==> flow/design.v <==
`timescale 1ns / 1ps
module mac(
    input [15:0] in,
    input [15:0] w,
    input [15:0] b,
    output [15:0] out
    );
wire [15:0] d;
assign d = w * in;
assign out = d + b;
endmodule
`timescale 1ns / 1ps
module mux(
    input [15:0] A,
    input [15:0] B,
    input reset,
    input sel,
    output reg [15:0] out
    );
    always @(*) begin
        if(reset)
            out =0;
        else begin
            if(sel)
                out=A;
            else
                out=B;
        end
    end
endmodule
`timescale 1ns / 1ps
module register(
    input clk,
    input reset,
    input [15:0] in,
    output [15:0] out
    );
reg [15:0] data;
assign out[15:0] = data[15:0];
always @(posedge clk) begin
	if (reset) begin
		data[15:0] <= 16'b0000000000000000;
	end
	else begin
		data[15:0] <= in[15:0];
	end
end
endmodule
`timescale 1ns / 1ps
module shift_reg #(
    parameter pool=0,
    parameter M=28,
    parameter P=2,
    parameter K=3
)
(
  input clk,
  input reset,
  input [15:0] data_in,
  output [15:0] data_out
);
localparam D = (pool)?M-P+1:M-K;
reg [D-1:0] hr_0; reg [D-1:0] hr_1; reg [D-1:0] hr_2; reg [D-1:0] hr_3;
reg [D-1:0] hr_4; reg [D-1:0] hr_5; reg [D-1:0] hr_6; reg [D-1:0] hr_7;
reg [D-1:0] hr_8; reg [D-1:0] hr_9; reg [D-1:0] hr_10; reg [D-1:0] hr_11;
reg [D-1:0] hr_12; reg [D-1:0] hr_13; reg [D-1:0] hr_14; reg [D-1:0] hr_15;
always @ (posedge clk) begin
    if(reset) begin
        hr_0 [D-1:0] <= 0;
        hr_1 [D-1:0] <= 0;
        hr_2 [D-1:0] <= 0;
        hr_3 [D-1:0] <= 0;
        hr_4 [D-1:0] <= 0;
        hr_5 [D-1:0] <= 0;
        hr_6 [D-1:0] <= 0;
        hr_7 [D-1:0] <= 0;
        hr_8 [D-1:0] <= 0;
        hr_9 [D-1:0] <= 0;
        hr_10 [D-1:0] <=0;
        hr_11 [D-1:0] <= 0;
        hr_12 [D-1:0] <= 0;
        hr_13 [D-1:0] <= 0;
        hr_14 [D-1:0] <= 0;
        hr_15 [D-1:0] <= 0;
    end
    else begin
        hr_0 [D-1:0] <= {hr_0[D-2:0], data_in[0]};
        hr_1 [D-1:0] <= {hr_1[D-2:0], data_in[1]};
        hr_2 [D-1:0] <= {hr_2[D-2:0], data_in[2]};
        hr_3 [D-1:0] <= {hr_3[D-2:0], data_in[3]};
        hr_4 [D-1:0] <= {hr_4[D-2:0], data_in[4]};
        hr_5 [D-1:0] <= {hr_5[D-2:0], data_in[5]};
        hr_6 [D-1:0] <= {hr_6[D-2:0], data_in[6]};
        hr_7 [D-1:0] <= {hr_7[D-2:0], data_in[7]};
        hr_8 [D-1:0] <= {hr_8[D-2:0], data_in[8]};
        hr_9 [D-1:0] <= {hr_9[D-2:0], data_in[9]};
        hr_10 [D-1:0] <= {hr_10[D-2:0], data_in[10]};
        hr_11 [D-1:0] <= {hr_11[D-2:0], data_in[11]};
        hr_12 [D-1:0] <= {hr_12[D-2:0], data_in[12]};
        hr_13 [D-1:0] <= {hr_13[D-2:0], data_in[13]};
        hr_14 [D-1:0] <= {hr_14[D-2:0], data_in[14]};
        hr_15 [D-1:0] <= {hr_15[D-2:0], data_in[15]};
    end
end
assign data_out[0] = hr_0[D-1]; assign data_out[1] = hr_1[D-1];
assign data_out[2] = hr_2[D-1]; assign data_out[3] = hr_3[D-1];
assign data_out[4] = hr_4[D-1]; assign data_out[5] = hr_5[D-1];
assign data_out[6] = hr_6[D-1]; assign data_out[7] = hr_7[D-1];
assign data_out[8] = hr_8[D-1]; assign data_out[9] = hr_9[D-1];
assign data_out[10] = hr_10[D-1]; assign data_out[11] = hr_11[D-1];
assign data_out[12] = hr_12[D-1]; assign data_out[13] = hr_13[D-1];
assign data_out[14] = hr_14[D-1]; assign data_out[15] = hr_15[D-1];
endmodule
`timescale 1ns / 1ps
module max_data(
    input [15:0] A,
    input [15:0] B,
    output reg [15:0] Y
    );
    always @(*) begin
        if(A>B)
            Y = A;
        else
            Y = B;
    end
endmodule
`timescale 1ns / 1ps
module conv_final #(
	parameter N=28,
	parameter M=28,
	parameter K=3,
	parameter P=2,
	parameter P_stride=2,
	parameter K_stride=2,
	parameter pool=0
) (
    	input clk,
    	input reset,
    	input [15:0] pxl_in,
		input i_data_valid,
		input [(K*K*16)-1:0]i_kernel_data,
   		output [15:0] pxl_out,
		output reg o_data_valid
    );
	wire [15:0] reg_00,reg_01,reg_02,sr_0;
	wire[15:0] reg_10, reg_11,reg_12,sr_1;
	wire[15:0] reg_20, reg_21,reg_22;
	wire [15:0] wire_00; wire [15:0] wire_01; wire [15:0] wire_02;
	wire [15:0] wire_10; wire [15:0] wire_11; wire [15:0] wire_12;
	wire [15:0] wire_20; wire [15:0] wire_21; wire [15:0] wire_22;
	wire signed [15:0] kernel [(K*K)-1:0];
	genvar i;
	generate
		for(i=0;i<(K*K);i=i+1) begin
			assign kernel[i] = i_kernel_data[16*(i)+:16];
		end
	endgenerate
	wire sel_1,sel_2,sel_3;
	wire [15:0] out_1,out_2,out_3,out_4,out_5,out_6,out_7,out_8,out_9;
	mux M1 (.A(pxl_in),.B(16'd0),.reset(reset),.sel(sel_1),.out(out_1));
	mac mac_00(out_1, kernel[0], 16'd0, wire_00);
	register r_00(clk, reset, wire_00, reg_00); 
	mux M2 (.A(pxl_in),.B(16'd0),.reset(reset),.sel(sel_2),.out(out_2));
	mac mac_01(out_2, kernel[1], reg_00, wire_01); 
	register r_01(clk, reset, wire_01, reg_01); 
	mux M3 (.A(pxl_in),.B(16'd0),.reset(reset),.sel(sel_3),.out(out_3));
	mac mac_02(out_3, kernel[2], reg_01, wire_02); 
	register r_02(clk, reset, wire_02, reg_02); 
	shift_reg #(.pool(0),.M(M),.K(K),.P(P)) row_1(.clk(clk),.reset(reset), .data_in(reg_02), .data_out(sr_0));
	mux M4 (.A(pxl_in),.B(16'd0),.reset(reset),.sel(sel_1),.out(out_4));
	mac mac_10(out_4, kernel[3], sr_0, wire_10); 
	register r_10(clk, reset, wire_10, reg_10); 
	mux M5 (.A(pxl_in),.B(16'd0),.reset(reset),.sel(sel_2),.out(out_5));
	mac mac_11(out_5, kernel[4], reg_10, wire_11); 
	register r_11(clk, reset, wire_11, reg_11); 
	mux M6 (.A(pxl_in),.B(16'd0),.reset(reset),.sel(sel_3),.out(out_6));
	mac mac_12(out_6, kernel[5], reg_11, wire_12); 
	register r_12(clk, reset, wire_12, reg_12); 
	shift_reg #(.pool(0),.M(M),.K(K),.P(P)) row_2(.clk(clk),.reset(reset), .data_in(reg_12), .data_out(sr_1));
	mux M7 (.A(pxl_in),.B(16'd0),.reset(reset),.sel(sel_1),.out(out_7));
	mac mac_20(out_7, kernel[6], sr_1, wire_20); 
	register r_20(clk, reset, wire_20, reg_20); 
	mux M8 (.A(pxl_in),.B(16'd0),.reset(reset),.sel(sel_2),.out(out_8));
	mac mac_21(out_8, kernel[7], reg_20, wire_21); 
	register r_21(clk, reset, wire_21, reg_21); 
	mux M9 (.A(pxl_in),.B(16'd0),.reset(reset),.sel(sel_3),.out(out_9));
	mac mac_22(out_9, kernel[8], reg_21, wire_22); 
	register r_22(clk, reset, wire_22, reg_22); 
	assign pxl_out = reg_22;	
	reg [9:0] counter;
	reg [$clog2(M)-1:0] col;
	reg [$clog2(M*M)-1:0] count_valid;
	always @(posedge clk) begin
		if ((reset == 1) | (!i_data_valid)) begin
			counter <= 0;
			col <= 0;
		end else begin
			counter <= counter + 1;
			if (col == M-1)
				col <= 0;
			else
				col <= col + 1;
		end
	end
	always @(posedge clk) begin
		if(reset) begin
		    count_valid <= 0;
			o_data_valid <= 1'b0;
		end
		else begin
			if(o_data_valid) begin
				count_valid <= count_valid+1;
				if(count_valid == (M*M)-1) begin
				    o_data_valid <= 1'b0;
				    count_valid <= 0;
				end
			end
			else if (i_data_valid && (counter == ((M*(K-1))/2)+((K-1)/2))) begin
				o_data_valid <= 1'b1;
			end
		end
	end
	assign sel_1 = i_data_valid & (col != M-1);
	assign sel_2 = i_data_valid;
	assign sel_3 = i_data_valid & (col != 0);
endmodule
`timescale 1ns / 1ps
module max_pooling #(
    parameter N=28,
	parameter M=28,
	parameter K=3,
	parameter P=2,
	parameter P_stride=2,
	parameter K_stride=2,
	parameter pool=1
    ) (
        input clk,
        input reset,
        input [15:0] pixel_in,
        input i_data_valid,
        output [15:0] o_max_pooled_pixel,
        output o_data_valid
    );
    wire [15:0] wire_1,reg1,sr_out,wire_2,reg2;
    register R1 (.clk(clk),.reset(reset),.in(pixel_in),.out(reg1));
    max_data M1(.A(pixel_in),.B(reg1),.Y(wire_1));
    shift_reg #(.M(M),.K(K),.pool(pool),.P(P)) LD1 (.clk(clk),.reset(reset),.data_in(wire_1),.data_out(sr_out));
    max_data M2(.A(sr_out),.B(pixel_in),.Y(wire_2));
    register R2 (.clk(clk),.reset(reset),.in(wire_2),.out(reg2));
    max_data M3(.A(pixel_in),.B(reg2),.Y(o_max_pooled_pixel));
    reg [$clog2(M)-1:0] col;
    reg row_odd;
    always@(posedge clk) begin
        if(reset | !(i_data_valid)) begin
            col <= 0;
            row_odd <= 1'b0;
        end
        else begin
            if(col == M-1) begin
                col <= 0;
                row_odd <= ~row_odd;
            end
            else begin
                col <= col+1;
            end
        end
    end
    assign o_data_valid = i_data_valid & row_odd & col[0];
endmodule
`timescale 1ns / 1ps
module cnn_layer1 (
    input          clk,
    input          reset,
    input  [15:0]  pxl_in,
    input          i_data_valid,
    input  [143:0] i_kernel_data,
    output [15:0]  conv_out,
    output         conv_valid,
    output [15:0]  pool_out,
    output         pool_valid
);
    conv_final #(
        .N(28), .M(28), .K(3), .P(2), .P_stride(2), .K_stride(1), .pool(0)
    ) C1 (
        .clk(clk),
        .reset(reset),
        .pxl_in(pxl_in),
        .i_data_valid(i_data_valid),
        .i_kernel_data(i_kernel_data),
        .pxl_out(conv_out),
        .o_data_valid(conv_valid)
    );
    max_pooling #(
        .N(28), .M(28), .K(3), .P(2), .P_stride(2), .K_stride(1), .pool(1)
    ) MP1 (
        .clk(clk),
        .reset(reset),
        .pixel_in(conv_out),
        .i_data_valid(conv_valid),
        .o_max_pooled_pixel(pool_out),
        .o_data_valid(pool_valid)
    );
endmodule
# Step by step through the tools: cnn_layer1
# Tool output for the design above before and after an edit, in the order of the flow.
# Lines under "orig" count in the file above, lines under "edited" in the edited file.
# "diff": "edited" minus "orig" as printed here. "change_rel_pct": 100 x difference / "orig".
# Library cell names are shortened.
setup:
  top_module: "cnn_layer1"
  clk_port: "clk"
  library: "sky130hd"
  pvt_corner: "tt_025C_1v80"

# Diff
# Unified diff, file above to edited file.
# This change comes from a script, not from a designer. The edited design behaves differently; no optimisation was intended.
# begin of diff
@@ -153,5 +153,7 @@
 	generate
 		for(i=0;i<(K*K);i=i+1) begin
-			assign kernel[i] = i_kernel_data[16*(i)+:16];
+			reg signed [15:0] kernel_d1;
+			always @(posedge clk) kernel_d1 <= i_kernel_data[16*(i)+:16];
+			assign kernel[i] = kernel_d1;
 		end
 	endgenerate
# end of diff

# Word-level counts
# Source: Yosys, flattened and elaborated. Widths are those after wreduce. Registers that Yosys merges into a memory's read port (data or address) are not register bits. Print and check cells do not count. Equal cells are merged and count once.
word_totals:
  columns: ["element", "orig", "edited", "diff", "change_rel_pct"]
  rows:
  - ["reg_bits", 1440, 1584, 144, 10.00]
  - ["inputBits", 163, 163, 0, 0.00]
  - ["out_inout_bits", 34, 34, 0, 0.00]
  - ["elab_cells", 120, 129, 9, 7.50]
op_classes:
  columns: ["element", "orig", "edited", "diff", "change_rel_pct"]
  rows:
  - ["add_sub_neg", 12, 12, 0, 0.00]
  - ["n_mul", 9, 9, 0, 0.00]
  - ["cmp", 3, 3, 0, 0.00]
  - ["eq_ne", 5, 5, 0, 0.00]
  - ["muxes", 13, 13, 0, 0.00]
  - ["bitwise", 7, 7, 0, 0.00]
  - ["reduce_and_logical", 6, 6, 0, 0.00]
# Operator kinds equal on both sides are left out: 19.

# Logic depth
# Yosys ltp: most cells in a row. Word level: on the elaborated netlist, between registers, memories and ports. Mapped: between sequential cells and ports; inverters and the memories' decode and read muxes count.
depth:
  columns: ["element", "orig", "edited", "diff", "change_rel_pct"]
  rows:
  - ["ltp_word", 6, 6, 0, 0.00]
  - ["abc_area", "0", "0", null, null]
  - ["depth_mapped", 28, 29, 1, 3.57]
  - ["ltp_nobuf", 25, 25, 0, 0.00]

# Mapped cells and area
# Source: synth_stat.txt of the flow (Yosys; design flattened, memories mapped). It holds for the ABC_AREA given above (unset counts as 0); a run with the other value may have another netlist.
synth_totals:
  columns: ["element", "orig", "edited", "diff", "change_rel_pct"]
  rows:
  - ["cell_count", 8143, 8369, 226, 2.78]
  - ["area_um2", 79882.9, 82898.3, 3015.4, 3.77]
  - ["seqArea_um2", 28827.6, 31710.4, 2882.8, 10.00]
  - ["flip_flops", 1440, 1584, 144, 10.00]
  - ["n_buf", 402, 403, 1, 0.25]
types:
  columns: ["cell_type", "orig", "edited", "diff", "change_rel_pct"]
  rows:
  - ["dfxtp_1", 1440, 1584, 144, 10.00]
  - ["inv_1", 1370, 1416, 46, 3.36]
  - ["a21oi_1", 67, 93, 26, 38.81]
  - ["and3_1", 253, 276, 23, 9.09]
  - ["and2_1", 213, 191, -22, -10.33]
  - ["nor2b_1", 1306, 1291, -15, -1.15]
  - ["nand2_1", 817, 832, 15, 1.84]
  - ["mux2i_1", 33, 48, 15, 45.45]
  - ["xnor2_1", 266, 253, -13, -4.89]
  - ["nand3_1", 33, 23, -10, -30.30]
  - ["nor2_1", 193, 202, 9, 4.66]
  - ["o41ai_1", 0, 8, 8, null]
  - ["o21ai_0", 51, 58, 7, 13.73]
  - ["mux2_1", 7, 0, -7, -100.00]
  - ["a2111oi_0", 2, 9, 7, 350.00]
  - ["xnor3_1", 7, 1, -6, -85.71]
  - ["xor2_1", 83, 88, 5, 6.02]
  - ["buf_2", 35, 30, -5, -14.29]
# Cell types equal on both sides are left out: 8.
# Not every row of either side is listed.
# The figures by module come from a second, unflattened synthesis with its own total; it is not the netlist above.
unflattened:
  columns: ["element", "orig", "edited", "diff", "change_rel_pct"]
  rows:
  - ["hier_cells", 8509, 8639, 130, 1.53]
  - ["hier_area_um2", 83820.4, 87091.0, 3270.6, 3.90]
# Rows give one instance, submodules left out.
modules_orig:
  columns: ["module", "n_inst", "cells", "mod_area_um2", "mod_seq_area_um2"]
  rows:
  - ["mac", 9, 530, 4391.7, 0.0]
  - ["shift_reg", 2, 860, 10800.4, 8007.7]
  - ["shift_reg", 1, 928, 11705.0, 8648.3]
  - ["register", 11, 33, 464.2, 320.3]
  - ["mux", 9, 36, 260.2, 0.0]
  - ["max_data", 3, 79, 685.7, 0.0]
  - ["conv_final", 1, 142, 1248.7, 520.5]
  - ["max_pooling", 1, 25, 235.2, 120.1]
  - ["cnn_layer1", 1, 0, 0.0, 0.0]
modules_edited:
  columns: ["module", "n_inst", "cells", "mod_area_um2", "mod_seq_area_um2"]
  rows:
  - ["mac", 9, 529, 4434.3, 0.0]
  - ["shift_reg", 2, 860, 10800.4, 8007.7]
  - ["shift_reg", 1, 928, 11705.0, 8648.3]
  - ["register", 11, 33, 464.2, 320.3]
  - ["conv_final", 1, 281, 4136.5, 3403.3]
  - ["mux", 9, 36, 260.2, 0.0]
  - ["max_data", 3, 79, 685.7, 0.0]
  - ["max_pooling", 1, 25, 235.2, 120.1]
  - ["cnn_layer1", 1, 0, 0.0, 0.0]

# Worst setup path after synthesis
# Path of least setup slack by OpenSTA after synthesis, without wires, with an ideal clock, recovery checks aside; 20% of the period is set as input and as output delay. Where synthesis merged equal registers, the netlist keeps one of their names.
synth_timing:
  columns: ["element", "orig", "edited", "diff", "change_rel_pct"]
  rows:
  - ["path_kind", "input to register", "input to register", null, null]
  - ["startpoint", "in reset", "in i_data_valid", null, null]
  - ["endpoint", "reg C1.r_10.data[15]", "reg C1.r_12.data[15]", null, null]
  - ["period_ns", 8.0, 8.0, 0.0, 0.00]
  - ["in_delay_ns", 1.600, 1.600, 0.000, 0.00]
  - ["setup_time_ns", 0.065, 0.131, 0.066, null]
  - ["t_first_pin_ns", 1.600, 1.600, 0.000, 0.00]
  - ["arrival_ns", 7.390, 7.427, 0.037, 0.50]
  - ["t_required_ns", 7.935, 7.869, -0.066, -0.83]
  - ["path_slack_ns", 0.545, 0.441, -0.104, null]
  - ["path_delay_ns", 5.855, 5.958, 0.103, 1.76]
  - ["path_stages", 25, 25, 0, 0.00]
  - ["n_path_buf", 5, 5, 0, 0.00]
  - ["period_less_setup_slack_ns", 7.455, 7.559, 0.104, 1.40]
# "path_delay_ns" = arrival - input delay + setup time.
# "path_stages" counts driving pins, that of a launching flip-flop among them; a cell with two outputs on the path counts twice.
# "period_less_setup_slack_ns" = period - worst setup slack (recovery checks aside). The figure is calculated, with input and output delays left at 20% of the set period.
# The rows between start and end are the longest chain of elaborated cells between them; the timing report does not say that the signal goes this way. Where chains are equally long, one stands for them.
# Each line given opens the expression or statement behind the cell; cells for indexed reads and writes are added by Yosys, which also makes memories of some case tables.
synth_between_orig:
  path_cell_list: "buf_2 nand2b_1 clkbuf_1 nor2_1 clkbuf_1 and2_1 clkbuf_1 buf_2 nand2_1 fa_1 fa_1 inv_1 fa_1 fa_1 fa_1 inv_1 fa_1 inv_1 ha_1 a21o_1 nand3_1 nand2_1 a211oi_1 xnor3_1 nor2_1"
  elab_chain_cells: 3
  cells_between: 3
  cone_lines: 3
  cone_classes: "add/sub (1); mul (1); mux (1)"
synth_rtl_orig:
  columns: ["element", "line_no", "source"]
  rows:
  - ["start: declaration", 273, "input          reset,"]
  - ["2-to-1 mux 16 bit", 21, "if(reset)"]
  - ["multiplier 16 x 16 -> 16 bit", 9, "assign d = w * in;"]
  - ["adder 16 bit", 10, "assign out = d + b;"]
  - ["end: assignment", 42, "data[15:0] <= 16'b0000000000000000;"]
  - ["end: assignment", 45, "data[15:0] <= in[15:0];"]
  - ["end: declaration", 38, "reg [15:0] data;"]
synth_between_edited:
  path_cell_list: "buf_2 nor2b_1 buf_2 buf_2 and2_1 buf_2 nor2b_1 clkbuf_1 and2_1 fa_1 inv_1 fa_1 fa_1 fa_1 inv_1 fa_1 inv_1 fa_1 inv_1 ha_1 a21o_1 o41a_1 o41ai_1 o21ai_1 nor3b_1"
  elab_chain_cells: 5
  cells_between: 5
  cone_lines: 5
  cone_classes: "add/sub (1); mul (1); mux (2); logic (1)"
synth_rtl_edited:
  columns: ["element", "line_no", "source"]
  rows:
  - ["start: declaration", 277, "input          i_data_valid,"]
  - ["bitwise AND 1 bit", 227, "assign sel_3 = i_data_valid & (col != 0);"]
  - ["2-to-1 mux 16 bit", 24, "if(sel)"]
  - ["2-to-1 mux 16 bit", 21, "if(reset)"]
  - ["multiplier 16 x 16 -> 16 bit", 9, "assign d = w * in;"]
  - ["adder 16 bit", 10, "assign out = d + b;"]
  - ["end: assignment", 42, "data[15:0] <= 16'b0000000000000000;"]
  - ["end: assignment", 45, "data[15:0] <= in[15:0];"]
  - ["end: declaration", 38, "reg [15:0] data;"]

# Path in the finished layout
# Path of least setup slack in the final report of the runs of pair A (OpenROAD, finished layout, wires in). Where an end is a register, its clock arrival counts in the times.
layout_timing:
  columns: ["element", "orig", "edited", "diff", "change_rel_pct"]
  rows:
  - ["path_kind", "input to register", "input to register", null, null]
  - ["startpoint", "in i_data_valid", "in i_data_valid", null, null]
  - ["endpoint", "reg C1.r_22.data[15]", "reg C1.r_00.data[15]", null, null]
  - ["period_ns", 8.0, 8.0, 0.0, 0.00]
  - ["in_delay_ns", 1.60, 1.60, 0.00, 0.00]
  - ["setup_time_ns", 0.13, 0.16, 0.03, null]
  - ["t_first_pin_ns", 1.60, 1.60, 0.00, 0.00]
  - ["arrival_ns", 7.91, 7.96, 0.05, 0.63]
  - ["t_required_ns", 8.65, 8.64, -0.01, -0.12]
  - ["path_slack_ns", 0.75, 0.68, -0.07, null]
  - ["path_stages", 22, 26, 4, 18.18]
  - ["n_path_buf", 2, 5, 3, 150.00]
# The rows between start and end are the longest chain of elaborated cells between them; the timing report does not say that the signal goes this way. Where chains are equally long, one stands for them.
layout_between_orig:
  path_cell_list: "clkdlybuf4s50_1 nor2b_4 and2_1 nor2b_1 buf_12 nand2_1 fa_1 inv_1 fa_1 inv_1 fa_1 fa_1 fa_1 fa_1 xnor2_1 xnor2_1 xnor2_1 xnor2_1 a21oi_1 nor3_1 o21ai_1 nor3b_1"
  elab_chain_cells: 5
  cells_between: 5
  cone_lines: 5
  cone_classes: "add/sub (1); mul (1); mux (2); logic (1)"
layout_rtl_orig:
  columns: ["element", "line_no", "source"]
  rows:
  - ["start: declaration", 275, "input          i_data_valid,"]
  - ["bitwise AND 1 bit", 225, "assign sel_3 = i_data_valid & (col != 0);"]
  - ["2-to-1 mux 16 bit", 24, "if(sel)"]
  - ["2-to-1 mux 16 bit", 21, "if(reset)"]
  - ["multiplier 16 x 16 -> 16 bit", 9, "assign d = w * in;"]
  - ["adder 16 bit", 10, "assign out = d + b;"]
  - ["end: assignment", 42, "data[15:0] <= 16'b0000000000000000;"]
  - ["end: assignment", 45, "data[15:0] <= in[15:0];"]
  - ["end: declaration", 38, "reg [15:0] data;"]
layout_between_edited:
  path_cell_list: "clkdlybuf4s50_1 buf_4 nand2b_1 nor2_4 buf_4 and2_1 buf_4 buf_4 nand2_1 fa_1 inv_1 ha_1 fa_1 inv_1 fa_1 fa_1 fa_1 inv_1 ha_1 a21oi_1 nand2_1 a21o_1 a311o_1 a21oi_1 or3_1 a21oi_1"
  elab_chain_cells: 4
  cells_between: 4
  cone_lines: 4
  cone_classes: "mul (1); mux (2); logic (1)"
layout_rtl_edited:
  columns: ["element", "line_no", "source"]
  rows:
  - ["start: declaration", 277, "input          i_data_valid,"]
  - ["bitwise AND 1 bit", 225, "assign sel_1 = i_data_valid & (col != M-1);"]
  - ["2-to-1 mux 16 bit", 24, "if(sel)"]
  - ["2-to-1 mux 16 bit", 21, "if(reset)"]
  - ["multiplier 16 x 16 -> 16 bit", 9, "assign d = w * in;"]
  - ["end: assignment", 42, "data[15:0] <= 16'b0000000000000000;"]
  - ["end: assignment", 45, "data[15:0] <= in[15:0];"]
  - ["end: declaration", 38, "reg [15:0] data;"]

# Measured runs
# Runs of the flow (Yosys, OpenROAD) on both versions; the two runs of a pair have the same settings. The constraints put input and output delay at 20% of the set period each and load the outputs with 0.01 pF.
settings_pair_A:
  CORE_UTILIZATION: 40
  period_ns: 8.0
  CAP_MARGIN: 20
  CORE_MARGIN: 2
  SLEW_MARGIN: 20
measured_pair_A:
  columns: ["element", "orig", "edited", "diff", "change_rel_pct"]
  rows:
  - ["synth_area_um2", 79882.9, 82898.3, 3015.4, 3.77]
  - ["final_die_area_um2", 203297.0, 210901.0, 7604.0, 3.74]
  - ["stdcell_area_um2", 90621.9, 94752.1, 4130.2, 4.56]
  - ["util_pct", 45.5, 45.9, 0.4, null]
  - ["timing.setup.ws_ns", 0.748, 0.680, -0.068, null]
  - ["setup_tns_ns", 0.000, 0.000, 0.000, null]
  - ["hold_worst_slack_ns", 0.410, 0.403, -0.007, null]
  - ["power.total_mw", 19.918, 21.878, 1.960, 9.84]
  - ["period_reached_ns", 7.252, 7.320, 0.068, 0.94]
settings_pair_B:
  CAP_MARGIN: 5
  CELL_PAD_IN_SITES_DETAIL_PLACEMENT: 0
  CELL_PAD_IN_SITES_GLOBAL_PLACEMENT: 1
  CORE_ASPECT_RATIO: 1.7
  CORE_UTILIZATION: 17
  CTS_CLUSTER_SIZE: 78
  MAX_ROUTING_LAYER: "met4"
  period_ns: 9.34
  CORE_MARGIN: 2
  SLEW_MARGIN: 20
measured_pair_B:
  columns: ["element", "orig", "edited", "diff", "change_rel_pct"]
  rows:
  - ["synth_area_um2", 79882.9, 82898.3, 3015.4, 3.77]
  - ["final_die_area_um2", 475594.0, 493438.0, 17844.0, 3.75]
  - ["stdcell_area_um2", 93689.9, 97763.8, 4073.9, 4.35]
  - ["util_pct", 20.0, 20.1, 0.1, null]
  - ["timing.setup.ws_ns", 0.912, 1.317, 0.405, null]
  - ["setup_tns_ns", 0.000, 0.000, 0.000, null]
  - ["hold_worst_slack_ns", 0.351, 0.354, 0.003, null]
  - ["power.total_mw", 16.861, 18.422, 1.561, 9.26]
  - ["period_reached_ns", 8.428, 8.023, -0.405, -4.81]
# By "period_reached_ns" is meant the clock period of the run minus its worst setup slack. This is arithmetic on one report: input and output delays are still those of the set period (20% each).
# By "power.total_mw" is meant OpenSTA's value without simulated activity: inputs other than the clock are taken to toggle once in ten clock periods, and the tool carries that through the logic.
